==> flow/design.v <==
module pc(
    input clk,
    input reset,
    input pcwrite,
    input [7:0] next_pc,
    output reg [7:0] pc
);
    always @ (posedge clk or posedge reset) begin
        if (reset) begin
            pc <= 8'b0;
        end
        else if (pcwrite) begin
            pc <= next_pc;
        end
    end
endmodule
module IF_ID (
    input clk,
    input reset,
    input [18:0] IF_instruction,
    input IF_IDwrite,
    input [7:0] IF_pc_plus_one,
    output reg [7:0] ID_pc_plus_one,
    output reg [18:0] ID_instruction,
    output reg ID_valid
);
    always @(posedge clk or posedge reset) begin
        if (reset) begin
            ID_valid <= 1'b0;
        end
        else if (IF_IDwrite) begin
            ID_valid <= 1'b1;
        end
    end
    always @(posedge clk) begin
        if (IF_IDwrite) begin
            ID_instruction <= IF_instruction;
            ID_pc_plus_one <= IF_pc_plus_one;
        end
    end
endmodule
module control(
    input [4:0] opcode,
    input hazard,
    output reg ID_branch,
    output reg ID_regwrite,
    output reg ID_memtoreg,
    output reg ID_memread,
    output reg ID_memwrite,
    output reg ID_alusrc,
    output reg ID_aluop,
    output reg ID_regdist,
    output reg ID_branchtype,
    output reg ID_push,
    output reg ID_pop,
    output reg ID_ret,
    output reg ID_jump
);
    always @(*) begin
        ID_branch = 1'b0;
        ID_regwrite = 1'b0;
        ID_memtoreg = 1'b0;
        ID_memread = 1'b0;
        ID_memwrite = 1'b0;
        ID_alusrc = 1'b0;
        ID_aluop = 1'b0;
        ID_regdist = 1'b0;
        ID_branchtype = 1'b0;
        ID_push = 1'b0;
        ID_pop = 1'b0;
        ID_ret = 1'b0;
        ID_jump = 1'b0;
        if (!hazard) begin
            case (opcode)
                5'd0: begin
                    ID_regdist = 1'b1;
                    ID_regwrite = 1'b1;
                end
                5'd1: begin
                    ID_regdist = 1'b1;
                    ID_regwrite = 1'b1;
                end
                5'd2: begin
                    ID_jump = 1'b1;
                end
                5'd3: begin
                    ID_branch = 1'b1;
                    ID_branchtype = 1'b0;
                end
                5'd4: begin
                    ID_branch = 1'b1;
                    ID_branchtype = 1'b1;
                end
                5'd5: begin
                    ID_push = 1'b1;
                    ID_jump = 1'b1;
                    ID_regdist = 1'b1;
                    ID_regwrite = 1'b1;
                    ID_alusrc = 1'b1;
                end
                5'd6: begin
                    ID_pop = 1'b1;
                    ID_ret = 1'b1;
                    ID_regdist = 1'b1;
                    ID_regwrite = 1'b1;
                    ID_alusrc = 1'b1;
                end
                5'd7: begin
                    ID_memread = 1'b1;
                    ID_memtoreg = 1'b1;
                    ID_regwrite = 1'b1;
                    ID_alusrc = 1'b1;
                end
                5'd8: begin
                    ID_memwrite = 1'b1;
                    ID_alusrc = 1'b1;
                end
                5'd9: begin
                    ID_regwrite = 1'b1;
                end
                5'd10: begin
                    ID_regwrite = 1'b1;
                    ID_alusrc = 1'b1;
                end
                default: begin
                end
            endcase
        end
    end
endmodule
module reg_file(
    input clk,
    input reset,
    input WB_regwrite,
    input ID_push,
    input ID_pop,
    input [2:0] rs1,
    input [2:0] rs2,
    input [2:0] ws,
    input [18:0] wd,
    output reg [18:0] ID_rd1,
    output reg [18:0] ID_rd2,
    output [2:0] sp
);
    integer i;
    reg [2:0] SP;
    reg [18:0] register_file[0:7];
    assign sp = SP;
    always @(*) begin
        if (WB_regwrite && (ws == rs1))
            ID_rd1 = wd;
        else
            ID_rd1 = register_file[rs1];
        if (WB_regwrite && (ws == rs2))
            ID_rd2 = wd;
        else
            ID_rd2 = register_file[rs2];
    end
    always @(posedge clk or posedge reset) begin
        if (reset) begin
            for (i=0;i<8;i=i+1) begin
                register_file[i] <= 19'd0;
            end
            SP <= 3'd7;
        end else begin
            if (WB_regwrite) begin
                register_file[ws] <= wd;
            end
            if (ID_push) begin
                SP <= SP - 3'd1;
            end
            else if (ID_pop) begin
                SP <= SP + 3'd1;
            end
        end
    end
endmodule
module comparator (
    input [18:0] ID_rd1,
    input [18:0] ID_rd2,
    output reg zero
);
    always @(*) begin
        if (ID_rd1 == ID_rd2) begin
            zero = 1'b1;
        end
        else begin
            zero = 1'b0;
        end
    end
endmodule
module ID_EX(
    input clk,
    input reset,
    input [4:0] ID_opcode,
    input ID_regwrite,
    input ID_memtoreg,
    input ID_memread,
    input ID_memwrite,
    input ID_alusrc,
    input ID_aluop,
    input ID_regdist,
    input [7:0] ID_immediate,
    input [2:0] ID_rs,
    input [2:0] ID_rt,
    input [2:0] ID_rd,
    input [18:0] ID_rd1,
    input [18:0] ID_rd2,
    output reg [4:0] EX_opcode,
    output reg EX_regwrite,
    output reg EX_memtoreg,
    output reg EX_memread,
    output reg EX_memwrite,
    output reg EX_alusrc,
    output reg EX_aluop,
    output reg EX_regdist,
    output reg [7:0] EX_immediate,
    output reg [2:0] EX_rs,
    output reg [2:0] EX_rt,
    output reg [2:0] EX_rd,
    output reg [18:0] EX_rd1,
    output reg [18:0] EX_rd2
);
    always @(posedge clk or posedge reset) begin
        if (reset) begin
            EX_regwrite <= 1'b0;
            EX_memread <= 1'b0;
            EX_memwrite <= 1'b0;
        end
        else begin
            EX_regwrite <= ID_regwrite;
            EX_memread <= ID_memread;
            EX_memwrite <= ID_memwrite;
        end
    end
    always @(posedge clk) begin
        EX_opcode <= ID_opcode;
        EX_memtoreg <= ID_memtoreg;
        EX_alusrc <= ID_alusrc;
        EX_aluop <= ID_aluop;
        EX_regdist <= ID_regdist;
        EX_immediate <= ID_immediate;
        EX_rs <= ID_rs;
        EX_rt <= ID_rt;
        EX_rd <= ID_rd;
        EX_rd1 <= ID_rd1;
        EX_rd2 <= ID_rd2;
    end
endmodule
module alu_mux(
    input [1:0] sel,
    input [18:0] EX_data,
    input [18:0] MEM_data,
    input [18:0] WB_data,
    output reg [18:0] in
);
    always @(*) begin
        case (sel)
            2'b00 : in = EX_data;
            2'b01 : in = MEM_data;
            2'b10 : in = WB_data;
            default: in = 19'd0;
        endcase
    end
endmodule
module alu_control (
    input [4:0] opcode,
    input [4:0] funct,
    output reg [4:0] operation
);
    always @(*) begin
        case (opcode)
            5'd0: operation = funct;
            5'd1: operation = funct;
            5'd9: operation = funct;
            5'd10: operation = 5'd12;
            5'd8: operation = 5'd12;
            5'd7: operation = 5'd12;
            5'd5: operation = 5'd12;
            5'd6: operation = 5'd12;
            default: operation = 5'd0;
        endcase
    end
endmodule
module alu (
    input [18:0] in1,
    input [18:0] in2,
    input [4:0] alu_ctrl,
    output reg [18:0] EX_out
);
    always @(*) begin
        case (alu_ctrl)
            5'd0: EX_out = in1 + in2;
            5'd1: EX_out = in1 - in2;
            5'd2: EX_out = in1 * in2;
            5'd3: EX_out = (in2 == 19'd0) ? 19'd0 : in1 / in2;
            5'd4: EX_out = in1 + 1;
            5'd5: EX_out = in1 - 1;
            5'd6: EX_out = in1 & in2;
            5'd7: EX_out = in1 | in2;
            5'd8: EX_out = in1 ^ in2;
            5'd9: EX_out = ~in1;
            5'd10: EX_out = in1 ^ 19'b0011001010111010110;  
            5'd11: EX_out = in1 ^ 19'b0011001010111010110;
            5'd12: EX_out = in2;
            default: EX_out = 19'd0;
        endcase
    end
endmodule
module EX_MEM (
    input clk,
    input reset,
    input EX_regwrite,
    input EX_memtoreg,
    input EX_memread,
    input EX_memwrite,
    input [18:0] EX_out,
    input [18:0] EX_wdata,
    input [2:0] EX_rd,
    output reg MEM_regwrite,
    output reg MEM_memtoreg,
    output reg MEM_memread,
    output reg MEM_memwrite,
    output reg [18:0] MEM_out,
    output reg [18:0] MEM_wdata,
    output reg [2:0] MEM_rd
);
    always @(posedge clk or posedge reset) begin
        if (reset) begin
            MEM_regwrite <= 1'b0;
            MEM_memread <= 1'b0;
            MEM_memwrite <= 1'b0;
        end
        else begin
            MEM_regwrite <= EX_regwrite;
            MEM_memread <= EX_memread;
            MEM_memwrite <= EX_memwrite;
        end
    end
    always @(posedge clk) begin
        MEM_memtoreg <= EX_memtoreg;
        MEM_out <= EX_out;
        MEM_wdata <= EX_wdata;
        MEM_rd <= EX_rd;
    end
endmodule
module MEM_WB (
    input clk,
    input reset,
    input MEM_regwrite,
    input MEM_memtoreg,
    input [18:0] MEM_rdata,
    input [18:0] MEM_out,
    input [2:0] MEM_rd,
    output reg WB_regwrite,
    output reg WB_memtoreg,
    output reg [18:0] WB_rdata,
    output reg [18:0] WB_out,
    output reg [2:0] WB_rd
);
always @(posedge clk or posedge reset) begin
    if (reset) begin
        WB_regwrite <= 1'b0;
    end
    else begin
        WB_regwrite <= MEM_regwrite;
    end
end
always @(posedge clk) begin
    WB_memtoreg <= MEM_memtoreg;
    WB_rdata <= MEM_rdata;
    WB_out <= MEM_out;
    WB_rd <= MEM_rd;
end
endmodule
module forwarding_unit (
    input [2:0] EX_rs,
	input [2:0] EX_rt,
	input [2:0] MEM_rd,
	input [2:0] WB_rd,
	input MEM_regwrite,
	input WB_regwrite,
	output reg [1:0] mux_in1,
	output reg [1:0] mux_in2
);
    always @ (*) begin
	    mux_in1 = 2'b00;
		mux_in2 = 2'b00;
		if ((MEM_rd == EX_rs) && (MEM_regwrite)) begin
		    mux_in1 =2'b01;
		end
		if ((MEM_rd == EX_rt) && (MEM_regwrite)) begin
		    mux_in2 =2'b01;
		end
		if (((WB_rd == EX_rs) && (WB_regwrite)) && ~((MEM_rd == EX_rs) && (MEM_regwrite))) begin
            mux_in1 = 2'b10;
        end
		if (((WB_rd == EX_rt) && (WB_regwrite)) && ~((MEM_rd == EX_rt) && (MEM_regwrite))) begin
            mux_in2 = 2'b10;
        end
	end 
endmodule
module hazard_detection(
    input reset,
    input EX_memread,
    input [2:0] EX_rt,
    input [2:0] ID_rt,
    input [2:0] ID_rs,
    input ID_reads_early,
    input [2:0] ID_ra1,
    input [2:0] ID_ra2,
    input EX_regwrite,
    input [2:0] EX_dest,
    input MEM_regwrite,
    input [2:0] MEM_rd,
    output reg hazard,
    output reg IF_IDwrite,
    output reg PCwrite
);
    wire early_hazard;
    assign early_hazard = ID_reads_early &&
        ((EX_regwrite && ((EX_dest == ID_ra1) || (EX_dest == ID_ra2))) ||
         (MEM_regwrite && ((MEM_rd == ID_ra1) || (MEM_rd == ID_ra2))));
    always @ (*) begin
        if (reset) begin
            hazard = 1'b0;
            IF_IDwrite = 1'b1;
            PCwrite = 1'b1;
        end
        else if ((EX_memread && ((EX_rt == ID_rt) || (EX_rt == ID_rs))) || early_hazard) begin
            hazard = 1'b1;
            IF_IDwrite = 1'b0;
            PCwrite = 1'b0;
        end
        else begin
            hazard = 1'b0;
            IF_IDwrite = 1'b1;
            PCwrite = 1'b1;
        end
    end
endmodule
module cpu(
    input clk,
    input reset,
    output [7:0] imem_addr,
    input [18:0] imem_data,
    output [7:0] dmem_addr,
    output [18:0] dmem_wdata,
    output dmem_we,
    input [18:0] dmem_rdata,
    output rf_we,
    output [2:0] rf_waddr,
    output [18:0] rf_wdata
);
    wire [7:0] ret_mux_pc;
    wire [7:0] pc;
    wire pcwrite;
    wire IF_IDwrite;
    wire hazard;
    wire WB_regwrite;
    pc pc_cpu (
        .clk(clk),
        .reset(reset),
        .pcwrite(pcwrite),
        .next_pc(ret_mux_pc),
        .pc(pc)
    );
    wire [18:0] IF_instruction;
    assign imem_addr = pc;
    assign IF_instruction = imem_data;
    wire [7:0] IF_pc_plus_one;
    assign IF_pc_plus_one = pc + 8'd1;
    wire [7:0] ID_pc_plus_one;
    wire [18:0] ID_instruction;
    wire ID_valid;
    wire branch_signal;
    IF_ID IF_ID_cpu (
        .clk(clk),
        .reset(reset),
        .IF_instruction(IF_instruction),
        .IF_IDwrite(IF_IDwrite),
        .IF_pc_plus_one(IF_pc_plus_one),
        .ID_pc_plus_one(ID_pc_plus_one),
        .ID_instruction(ID_instruction),
        .ID_valid(ID_valid)
    );
    wire ID_branch, ID_regwrite, ID_memtoreg, ID_memread, ID_memwrite, ID_alusrc, ID_aluop;
    wire ID_regdist, ID_branchtype, ID_push, ID_pop, ID_ret, ID_jump;
    control control_cpu(
        .opcode(ID_instruction[18:14]),
        .hazard(hazard | ~ID_valid),
        .ID_branch(ID_branch),
        .ID_regwrite(ID_regwrite),
        .ID_memtoreg(ID_memtoreg),
        .ID_memread(ID_memread),
        .ID_memwrite(ID_memwrite),
        .ID_alusrc(ID_alusrc),
        .ID_aluop(ID_aluop),
        .ID_regdist(ID_regdist),
        .ID_branchtype(ID_branchtype),
        .ID_push(ID_push),
        .ID_pop(ID_pop),
        .ID_ret(ID_ret),
        .ID_jump(ID_jump)
    );
    wire [18:0] wd;
    wire [18:0] ID_rd1, ID_rd2;
    wire [2:0] ws;
    wire [2:0] sp;
    wire ID_is_ret = (ID_instruction[18:14] == 5'd6);
    wire ID_is_call = (ID_instruction[18:14] == 5'd5);
    wire [2:0] ID_ra1 = ID_is_ret ? (sp + 3'd1) : ID_instruction[13:11];
    wire [2:0] ID_ra2 = ID_instruction[10:8];
    reg_file reg_file_cpu(
        .clk(clk),
        .reset(reset),
        .WB_regwrite(WB_regwrite),
        .ID_push(ID_push),
        .ID_pop(ID_pop),
        .rs1(ID_ra1),
        .rs2(ID_ra2),
        .ws(ws),
        .wd(wd),
        .ID_rd1(ID_rd1),
        .ID_rd2(ID_rd2),
        .sp(sp)
    );
    wire zero;
    comparator comparator_cpu(
        .ID_rd1(ID_rd1),
        .ID_rd2(ID_rd2),
        .zero(zero)
    );
    wire zero_flag;
    assign zero_flag = (ID_branchtype) ? ~zero : zero;
    assign branch_signal = ID_branch && zero_flag;
    wire [7:0] branch_mux_pc;
    assign branch_mux_pc = (branch_signal) ? ID_instruction[7:0] : IF_pc_plus_one;
    wire [7:0] jump_mux_pc;
    assign jump_mux_pc = (ID_jump) ? ID_instruction[7:0] : branch_mux_pc;
    assign ret_mux_pc = (ID_ret) ? ID_rd1[7:0] : jump_mux_pc;
    wire [7:0] ID_immediate = ID_is_call ? ID_pc_plus_one :
                              (ID_is_ret ? 8'd0 : ID_instruction[7:0]);
    wire [2:0] ID_rd = ID_is_call ? sp :
                       (ID_is_ret ? (sp + 3'd1) : ID_instruction[7:5]);
    wire EX_regwrite, EX_memtoreg, EX_memread, EX_memwrite, EX_alusrc, EX_aluop, EX_regdist;
    wire [7:0] EX_immediate;
    wire [2:0] EX_rs, EX_rt, EX_rd;
    wire [18:0] EX_rd1, EX_rd2;
    wire [4:0] EX_opcode;
    ID_EX ID_EX_cpu(
        .clk(clk),
        .reset(reset),
        .ID_opcode(ID_instruction[18:14]),
        .ID_regwrite(ID_regwrite),
        .ID_memtoreg(ID_memtoreg),
        .ID_memread(ID_memread),
        .ID_memwrite(ID_memwrite),
        .ID_alusrc(ID_alusrc),
        .ID_aluop(ID_aluop),
        .ID_regdist(ID_regdist),
        .ID_immediate(ID_immediate),
        .ID_rs(ID_instruction[13:11]),
        .ID_rt(ID_instruction[10:8]),
        .ID_rd(ID_rd),
        .ID_rd1(ID_rd1),
        .ID_rd2(ID_rd2),
        .EX_opcode(EX_opcode),
        .EX_regwrite(EX_regwrite),
        .EX_memtoreg(EX_memtoreg),
        .EX_memread(EX_memread),
        .EX_memwrite(EX_memwrite),
        .EX_alusrc(EX_alusrc),
        .EX_aluop(EX_aluop),
        .EX_regdist(EX_regdist),
        .EX_immediate(EX_immediate),
        .EX_rs(EX_rs),
        .EX_rt(EX_rt),
        .EX_rd(EX_rd),
        .EX_rd1(EX_rd1),
        .EX_rd2(EX_rd2)
    );
    wire [1:0] sel1, sel2;
    wire [18:0] in1, EX_in2_mux, in2;
    wire [18:0] MEM_out;
    alu_mux alu_mux_in1(
        .sel(sel1),
        .EX_data(EX_rd1),
        .MEM_data(MEM_out),
        .WB_data(wd),
        .in(in1)
    );
    alu_mux alu_mux_in2(
        .sel(sel2),
        .EX_data(EX_rd2),
        .MEM_data(MEM_out),
        .WB_data(wd),
        .in(EX_in2_mux)
    );
    wire [18:0] extended_EX_immediate;
    assign extended_EX_immediate = { 11'b0, EX_immediate};
    assign in2 = (EX_alusrc) ? extended_EX_immediate : EX_in2_mux;
    wire [4:0] alu_ctrl;
    alu_control alu_control_cpu(
        .opcode(EX_opcode),
        .funct(EX_immediate[4:0]),
        .operation(alu_ctrl)
    );
    wire [18:0] EX_out;
    alu alu_cpu(
        .in1(in1),
        .in2(in2),
        .alu_ctrl(alu_ctrl),
        .EX_out(EX_out)
    );
    wire [2:0] EX_rd_muxed;
    assign EX_rd_muxed = (EX_regdist) ? EX_rd : EX_rt;
    wire MEM_regwrite, MEM_memtoreg, MEM_memread, MEM_memwrite;
    wire [18:0] MEM_wdata;
    wire [2:0] MEM_rd;
    EX_MEM EX_MEM_cpu (
        .clk(clk),
        .reset(reset),
        .EX_regwrite(EX_regwrite),
        .EX_memtoreg(EX_memtoreg),
        .EX_memread(EX_memread),
        .EX_memwrite(EX_memwrite),
        .EX_out(EX_out),
        .EX_wdata(EX_in2_mux),
        .EX_rd(EX_rd_muxed),
        .MEM_regwrite(MEM_regwrite),
        .MEM_memtoreg(MEM_memtoreg),
        .MEM_memread(MEM_memread),
        .MEM_memwrite(MEM_memwrite),
        .MEM_out(MEM_out),
        .MEM_wdata(MEM_wdata),
        .MEM_rd(MEM_rd)
    );
    wire [18:0] MEM_rdata;
    assign dmem_addr = MEM_out[7:0];
    assign dmem_wdata = MEM_wdata;
    assign dmem_we = MEM_memwrite;
    assign MEM_rdata = dmem_rdata;
    wire WB_memtoreg;
    wire [18:0] WB_rdata, WB_out;
    wire [2:0] WB_rd;
    MEM_WB MEM_WB_cpu(
        .clk(clk),
        .reset(reset),
        .MEM_regwrite(MEM_regwrite),
        .MEM_memtoreg(MEM_memtoreg),
        .MEM_rdata(MEM_rdata),
        .MEM_out(MEM_out),
        .MEM_rd(MEM_rd),
        .WB_regwrite(WB_regwrite),
        .WB_memtoreg(WB_memtoreg),
        .WB_rdata(WB_rdata),
        .WB_out(WB_out),
        .WB_rd(WB_rd)
    );
    assign ws = WB_rd;
    assign wd = (WB_memtoreg) ? WB_rdata : WB_out;
    assign rf_we = WB_regwrite;
    assign rf_waddr = WB_rd;
    assign rf_wdata = wd;
    forwarding_unit forwarding_unit_cpu(
        .EX_rs(EX_rs),
        .EX_rt(EX_rt),
        .MEM_rd(MEM_rd),
        .WB_rd(WB_rd),
        .MEM_regwrite(MEM_regwrite),
        .WB_regwrite(WB_regwrite),
        .mux_in1(sel1),
        .mux_in2(sel2)
    );
    wire ID_reads_early = ID_valid && ((ID_instruction[18:14] == 5'd3) ||
                          (ID_instruction[18:14] == 5'd4) || ID_is_ret);
    hazard_detection hazard_detection_cpu(
        .reset(reset),
        .EX_memread(EX_memread),
        .EX_rt(EX_rt),
        .ID_rs(ID_instruction[13:11]),
        .ID_rt(ID_instruction[10:8]),
        .ID_reads_early(ID_reads_early),
        .ID_ra1(ID_ra1),
        .ID_ra2(ID_ra2),
        .EX_regwrite(EX_regwrite),
        .EX_dest(EX_rd_muxed),
        .MEM_regwrite(MEM_regwrite),
        .MEM_rd(MEM_rd),
        .hazard(hazard),
        .IF_IDwrite(IF_IDwrite),
        .PCwrite(pcwrite)
    );
endmodule
== Reports on cpu ==
The steps from the RTL of cpu to its reports follow in flow order.
Lines are those of the file above, counted from 1.
Library cell names are shortened.
A cell with n/a has no value.

* Top module: cpu
* Clock: clk
* Standard-cell library: sky130hd
* Corner: tt_025C_1v80

== Word level ==
Yosys after proc, flatten, opt, wreduce and memory -nomap, before mapping. Print and check cells are not counted. Equal cells are merged and count once.
Memory sizes are those after Yosys's memory passes, which may raise the word count (mostly to a power of two), join words into wider ones and drop unused or constant bits.

* Memories: 1
* ROM bits: 192
* Clocked read ports x word width: 12
* Output and inout port bits: 59
* Register bits: 344
* Input bits: 40
* Cells after elaboration: 203

* Reductions and logical operators: 42
* Equal/unequal tests: 61
* Multiplexer cells: 43
* Bitwise logic cells: 10
* Add/sub/neg operators: 7
* Multiply operators: 1
* Divide/modulo/power cells: 1

{| class="wikitable"
|+ Memory list
! name !! depth !! bits a word !! read ports !! wr ports !! line !! text
|-
| (no name shown) || 16 || 12 || 1 || 0 || 74 || <nowiki>case (opcode)</nowiki>
|}

{| class="wikitable"
|+ Operators by type and width
! kind !! count
|-
| divider 19 x 19 -> 19 bit || 1
|-
| multiplier 19 x 19 -> 19 bit || 1
|-
| parallel mux 19 bit (select 8 bit) || 2
|-
| parallel mux 19 bit (select 12 bit) || 1
|-
| parallel mux 19 bit (select 3 bit) || 2
|-
| 2-to-1 mux 19 bit || 5
|-
| equality test 5 x 3 -> 1 bit with constant B || 10
|-
| equality test 5 x 4 -> 1 bit with constant B || 8
|-
| 2-to-1 mux 8 bit || 5
|-
| equality test 3 bit || 12
|-
| equality test 3 bit with constant B || 12
|-
| adder 19 x 1 -> 19 bit with constant B || 1
|-
| subtractor 19 x 1 -> 19 bit with constant B || 1
|-
| adder 19 bit || 1
|-
| subtractor 19 bit || 1
|-
| equality test 19 bit || 1
|-
| bitwise AND 19 bit || 1
|-
| bitwise OR 19 bit || 1
|-
| bitwise XOR 19 bit || 1
|-
| NOT 19 bit || 1
|-
| logical NOT 19 bit || 1
|-
| equality test 3 x 2 -> 1 bit with constant B || 6
|-
| 2-to-1 mux 3 bit || 6
|-
| 2-to-1 mux 1 bit || 17
|-
| AND reduction 2 bit || 8
|-
| equality test 5 x 2 -> 1 bit with constant B || 3
|-
| logical AND 1 bit || 14
|-
| 2-to-1 mux 12 bit || 1
|}

Other operator kinds: 21; their cells: 41.

== Logic depth ==
Yosys ltp: most cells in a row. Word level: on the elaborated netlist, between registers, memories and ports. Mapped: between sequential cells and ports; inverters and the memories' decode and read muxes count.

* Depth in word-level cells: 17
* ABC_AREA: 0
* Mapped depth: 211

== Synthesis result ==
The flow's flattened synthesis, as Yosys stat reports it; memories are mapped. The netlist is that of the ABC_AREA named above (0 if unset); the other value can give another one.
Totals and module areas in this step are rounded.

{| class="wikitable"
|+ Cell types
! cell type !! count !! area in all (um^2)
|-
| dfrtp_1 || 167 || 4.18E+03
|-
| ha_1 || 319 || 3.99E+03
|-
| dfxtp_1 || 157 || 3.14E+03
|-
| fa_1 || 124 || 2.48E+03
|-
| nor2_1 || 439 || 1,647.83
|-
| o21ai_0 || 309 || 1.55E+03
|-
| nand2_1 || 394 || 1.48E+03
|-
| a21oi_1 || 250 || 1,251.2
|-
| inv_1 || 331 || 1.24E+03
|-
| xnor2_1 || 142 || 1.24E+03
|-
| edfxtp_1 || 27 || 810.778
|-
| mux2i_1 || 75 || 750.72
|-
| clkbuf_1 || 185 || 694.416
|-
| mux2_2 || 58 || 653.126
|-
| o21a_1 || 81 || 608.083
|-
| nor3_1 || 114 || 570.547
|-
| nand3_1 || 108 || 540.518
|-
| a21o_1 || 60 || 450.432
|}

Other cell types: 80; their cells: 791.

* Flip-flop cells: 354
* Mapped area: 33,600 um^2
* Buffers: 224
* Standard cells after synthesis: 4,131

By module: a second synthesis without flattening, with its own total; a netlist apart from the flattened one above.

* Cell total of the unflattened synthesis: 3,844
* Area total of the unflattened synthesis: 34,300 um^2

Each row is one instance without its submodules.

{| class="wikitable"
|+ Modules
! module !! cells !! sequential area (um^2) !! area (um^2) !! instances
|-
| alu || 2,491 || 0.0 || 18,200 || 1
|-
| reg_file || 802 || 3,880 || 9,000 || 1
|-
| ID_EX || 68 || 1,360 || 1,360 || 1
|-
| cpu || 132 || 0.0 || 1,020 || 1
|-
| EX_MEM || 46 || 916 || 920 || 1
|-
| MEM_WB || 44 || 866 || 870 || 1
|-
| IF_ID || 30 || 836 || 846 || 1
|-
| alu_mux || 45 || 0.0 || 415 || 2
|-
| pc || 18 || 200 || 335 || 1
|-
| control || 35 || 0.0 || 269 || 1
|-
| hazard_detection || 32 || 0.0 || 241 || 1
|-
| comparator || 25 || 0.0 || 210 || 1
|-
| forwarding_unit || 18 || 0.0 || 153 || 1
|-
| alu_control || 13 || 0.0 || 82.6 || 1
|}

== Timing after synthesis ==
OpenSTA on the mapped netlist: ideal clock, no wires. The path of least setup slack (recovery checks aside). Input and output delay are each 20% of the period. Register names are those of the netlist, which keeps one name where synthesis merged equal registers.

* Path type: reg2reg
* From: register MEM_WB_cpu.WB_memtoreg
* To: register EX_MEM_cpu.MEM_out[0]
* Data arrival time: 41,268 ps
* Required time: 37,860 ps
* Setup slack: -3,408 ps
* Launch time at the first pin: 0 ps
* Stages: 204
* Clock period: 38,000 ps
* Path delay: 41,408 ps
* Period reached after synthesis: 41,408 ps

"path delay" is the arrival time less input delay plus setup time.
"stages": output pins that drive a net of the path, with the launching flip-flop's if there is one; two outputs of one cell count as two.
"period reached after synthesis" is the clock period less the worst setup slack; recovery checks do not enter. This is arithmetic on one report: input and output delays are still those of the set period (20% each).
Between the ends stands the longest chain of elaborated cells between them, by number of cells; it is not shown to be the way that was timed. Of several equally long chains one is given.
Each line given opens the expression or statement behind the cell; cells for indexed reads and writes are added by Yosys, which also makes memories of some case tables.

* Path through: dfxtp_1 buf_2 buf_2 mux2i_1 clkbuf_1 nor2_1 a21oi_1 o21ai_0 nor2_1 a21o_1 clkbuf_1 buf_1 ha_1 or2_2 nand3_1 nor2_1 mux2i_1 ha_1 [... 168 more ...] o21ai_1 clkbuf_1 mux2i_1 ha_1 nor2b_1 o21a_1 o21a_1 o21a_1 o21ai_0 nand2b_1 a21oi_1 o21a_1 o21ai_0 a211o_1 a21o_1 a21o_1 a21oi_1 o221ai_1
* Length of the longest elaborated chain: 6
* Elaborated cells on any way between the ends: 17
* Classes of those cells: add/sub (4); mul (1); div (1); mux (6); logic (4); reduce/logical (1)

{| class="wikitable"
|+ RTL lines, path after synthesis
! what !! line !! text
|-
| from (decl) || 356 || <nowiki>output reg WB_memtoreg,</nowiki>
|-
| from (assign) || 370 || <nowiki>WB_memtoreg <= MEM_memtoreg;</nowiki>
|-
| 2-to-1 mux 19 bit || 662 || <nowiki>assign wd = (WB_memtoreg) ? WB_rdata : WB_out;</nowiki>
|-
| parallel mux 19 bit (select 3 bit) || 258 || <nowiki>case (sel)</nowiki>
|-
| 2-to-1 mux 19 bit || 602 || <nowiki>assign in2 = (EX_alusrc) ? extended_EX_immediate : EX_in2_mux;</nowiki>
|-
| divider 19 x 19 -> 19 bit || 296 || <nowiki>5'd3: EX_out = (in2 == 19'd0) ? 19'd0 : in1 / in2;</nowiki>
|-
| 2-to-1 mux 19 bit || 296 ||
|-
| parallel mux 19 bit (select 12 bit) || 292 || <nowiki>case (alu_ctrl)</nowiki>
|-
| to (assign) || 342 || <nowiki>MEM_out <= EX_out;</nowiki>
|-
| to (decl) || 324 || <nowiki>output reg [18:0] MEM_out,</nowiki>
|}

Some nets on the timed path still bear RTL names; the line given drives or declares the net.

{| class="wikitable"
|+ Nets with RTL names, path after synthesis
! net !! line
|-
| EX_MEM_cpu.EX_wdata[0] || 258
|}

== Worst path after layout ==
From the final timing report of run 1: the path of least setup slack in the routed layout; clock arrival at registers is part of the times.
The report prints the path's times to 10 ps; the period is as set.

* Path type: reg2reg
* From: register MEM_WB_cpu.WB_memtoreg
* To: register EX_MEM_cpu.MEM_out[0]
* Stages: 207
* Data arrival time: 40,190 ps
* Required time: 34,510 ps
* Setup slack: -5,670 ps
* Launch time at the first pin: 590 ps
* Clock period: 34,100 ps

Between the ends stands the longest chain of elaborated cells between them, by number of cells; it is not shown to be the way that was timed. Of several equally long chains one is given.

* Path through: dfxtp_4 buf_12 buf_16 mux2i_1 inv_1 o311a_1 o22ai_2 nand3_4 nor2_4 mux2i_1 ha_1 o21a_1 o21ai_2 or3_4 or2_4 mux2i_2 ha_1 o21a_1 [... 171 more ...] buf_6 buf_6 buf_6 buf_6 buf_6 buf_6 buf_8 nor3_1 a21o_1 ha_1 a21o_1 a21oi_1 o21ai_0 a211o_1 a21o_1 a21o_1 a21oi_4 o221ai_2
* Length of the longest elaborated chain: 6
* Elaborated cells on any way between the ends: 17
* Classes of those cells: add/sub (4); mul (1); div (1); mux (6); logic (4); reduce/logical (1)

{| class="wikitable"
|+ RTL lines, path after layout
! what !! line !! text
|-
| from (decl) || 356 || <nowiki>output reg WB_memtoreg,</nowiki>
|-
| from (assign) || 370 || <nowiki>WB_memtoreg <= MEM_memtoreg;</nowiki>
|-
| 2-to-1 mux 19 bit || 662 || <nowiki>assign wd = (WB_memtoreg) ? WB_rdata : WB_out;</nowiki>
|-
| parallel mux 19 bit (select 3 bit) || 258 || <nowiki>case (sel)</nowiki>
|-
| 2-to-1 mux 19 bit || 602 || <nowiki>assign in2 = (EX_alusrc) ? extended_EX_immediate : EX_in2_mux;</nowiki>
|-
| divider 19 x 19 -> 19 bit || 296 || <nowiki>5'd3: EX_out = (in2 == 19'd0) ? 19'd0 : in1 / in2;</nowiki>
|-
| 2-to-1 mux 19 bit || 296 ||
|-
| parallel mux 19 bit (select 12 bit) || 292 || <nowiki>case (alu_ctrl)</nowiki>
|-
| to (assign) || 342 || <nowiki>MEM_out <= EX_out;</nowiki>
|-
| to (decl) || 324 || <nowiki>output reg [18:0] MEM_out,</nowiki>
|}

Flow measurements of cpu on sky130hd: 5 stored runs with different settings, listed in no order. Input and output delays are each 20% of the period that was set; the output load is 0.01 pF.
"clock period reached" = clock period - worst setup slack. The figure is calculated, with input and output delays left at 20% of the set period.
"worst setup path time" is the time allowed to the run's worst setup path (the clock period less input and output delay, where it has them) less its slack. Clock arrival times count: a late capture clock shortens it, a late launch clock lengthens it.
"worst setup path time" is given in steps of 10 ps.
The measured numbers are rounded.

=== Run 1 ===
{| class="wikitable"
! Setting !! Value
|-
| ABC_AREA || 0
|-
| CAP_MARGIN || 35
|-
| CELL_PAD_IN_SITES_GLOBAL_PLACEMENT || 3
|-
| CORE_ASPECT_RATIO || 1.92
|-
| CORE_UTILIZATION || 29
|-
| CTS_CLUSTER_SIZE || 21
|-
| GPL_ROUTABILITY_DRIVEN || 1
|-
| GPL_TIMING_DRIVEN || 0
|-
| HOLD_SLACK_MARGIN || -0.1
|-
| MIN_ROUTING_LAYER || met2
|-
| PLACE_DENSITY || 0.35
|-
| SETUP_SLACK_MARGIN || 5.0
|-
| TNS_END_PERCENT || 45
|-
| period_ns || 34.1
|-
| CORE_MARGIN || 2
|-
| SLEW_MARGIN || 20
|-
! Result !! Value
|-
| Yosys chip area after synthesis || 33,600 um^2
|-
| Total die area || 119,000 um^2
|-
| Standard-cell area of the final layout || 43,400 um^2
|-
| Utilization in the final report || 0.376
|-
| Worst setup slack after layout || -5,670 ps
|-
| Total negative setup slack || -10,300 ps
|-
| Worst hold slack || 325 ps
|-
| Clock period reached || 39,773 ps
|-
| Worst setup path time || 39,770 ps
|-
| Class of the worst setup path || reg2reg
|}

=== Run 2 ===
{| class="wikitable"
! Setting !! Value
|-
| period_ns || 46.2
|-
| CAP_MARGIN || 20
|-
| CORE_MARGIN || 2
|-
| CORE_UTILIZATION || 40
|-
| SLEW_MARGIN || 20
|-
! Result !! Value
|-
| Yosys chip area after synthesis || 33,600 um^2
|-
| Total die area || 86,300 um^2
|-
| Standard-cell area of the final layout || 37,500 um^2
|-
| Utilization in the final report || 0.45
|-
| Worst setup slack after layout || 3,610 ps
|-
| Total negative setup slack || 0 ps
|-
| Worst hold slack || 332 ps
|-
| Clock period reached || 42,587 ps
|-
| Worst setup path time || 42,590 ps
|-
| Class of the worst setup path || reg2reg
|}

=== Run 3 ===
{| class="wikitable"
! Setting !! Value
|-
| ABC_AREA || 1
|-
| CELL_PAD_IN_SITES_DETAIL_PLACEMENT || 1
|-
| CELL_PAD_IN_SITES_GLOBAL_PLACEMENT || 1
|-
| MAX_ROUTING_LAYER || met4
|-
| period_ns || 38.0
|-
| CAP_MARGIN || 20
|-
| CORE_MARGIN || 2
|-
| CORE_UTILIZATION || 40
|-
| SLEW_MARGIN || 20
|-
! Result !! Value
|-
| Yosys chip area after synthesis || 32,800 um^2
|-
| Total die area || 84,300 um^2
|-
| Standard-cell area of the final layout || 39,400 um^2
|-
| Utilization in the final report || 0.487
|-
| Worst setup slack after layout || 771 ps
|-
| Total negative setup slack || 0 ps
|-
| Worst hold slack || 342 ps
|-
| Clock period reached || 37,229 ps
|-
| Worst setup path time || 37,230 ps
|-
| Class of the worst setup path || reg2reg
|}

=== Run 4 ===
{| class="wikitable"
! Setting !! Value
|-
| ABC_AREA || 0
|-
| CELL_PAD_IN_SITES_DETAIL_PLACEMENT || 1
|-
| CELL_PAD_IN_SITES_GLOBAL_PLACEMENT || 1
|-
| CORE_MARGIN || 9
|-
| MAX_ROUTING_LAYER || met4
|-
| TNS_END_PERCENT || 30
|-
| period_ns || 38.0
|-
| CAP_MARGIN || 20
|-
| CORE_UTILIZATION || 40
|-
| SLEW_MARGIN || 20
|-
! Result !! Value
|-
| Yosys chip area after synthesis || 33,600 um^2
|-
| Total die area || 94,700 um^2
|-
| Standard-cell area of the final layout || 40,000 um^2
|-
| Utilization in the final report || 0.484
|-
| Worst setup slack after layout || 1,210 ps
|-
| Total negative setup slack || 0 ps
|-
| Worst hold slack || 333 ps
|-
| Clock period reached || 36,791 ps
|-
| Worst setup path time || 36,790 ps
|-
| Class of the worst setup path || reg2reg
|}

=== Run 5 ===
{| class="wikitable"
! Setting !! Value
|-
| CORE_ASPECT_RATIO || 0.97
|-
| CORE_UTILIZATION || 56
|-
| CTS_CLUSTER_SIZE || 10
|-
| GPL_TIMING_DRIVEN || 0
|-
| MIN_ROUTING_LAYER || met2
|-
| PLACE_DENSITY || 0.71
|-
| SLEW_MARGIN || 30
|-
| period_ns || 38.0
|-
| CAP_MARGIN || 20
|-
| CORE_MARGIN || 2
|}
No results, routing failed with GRT-0116.
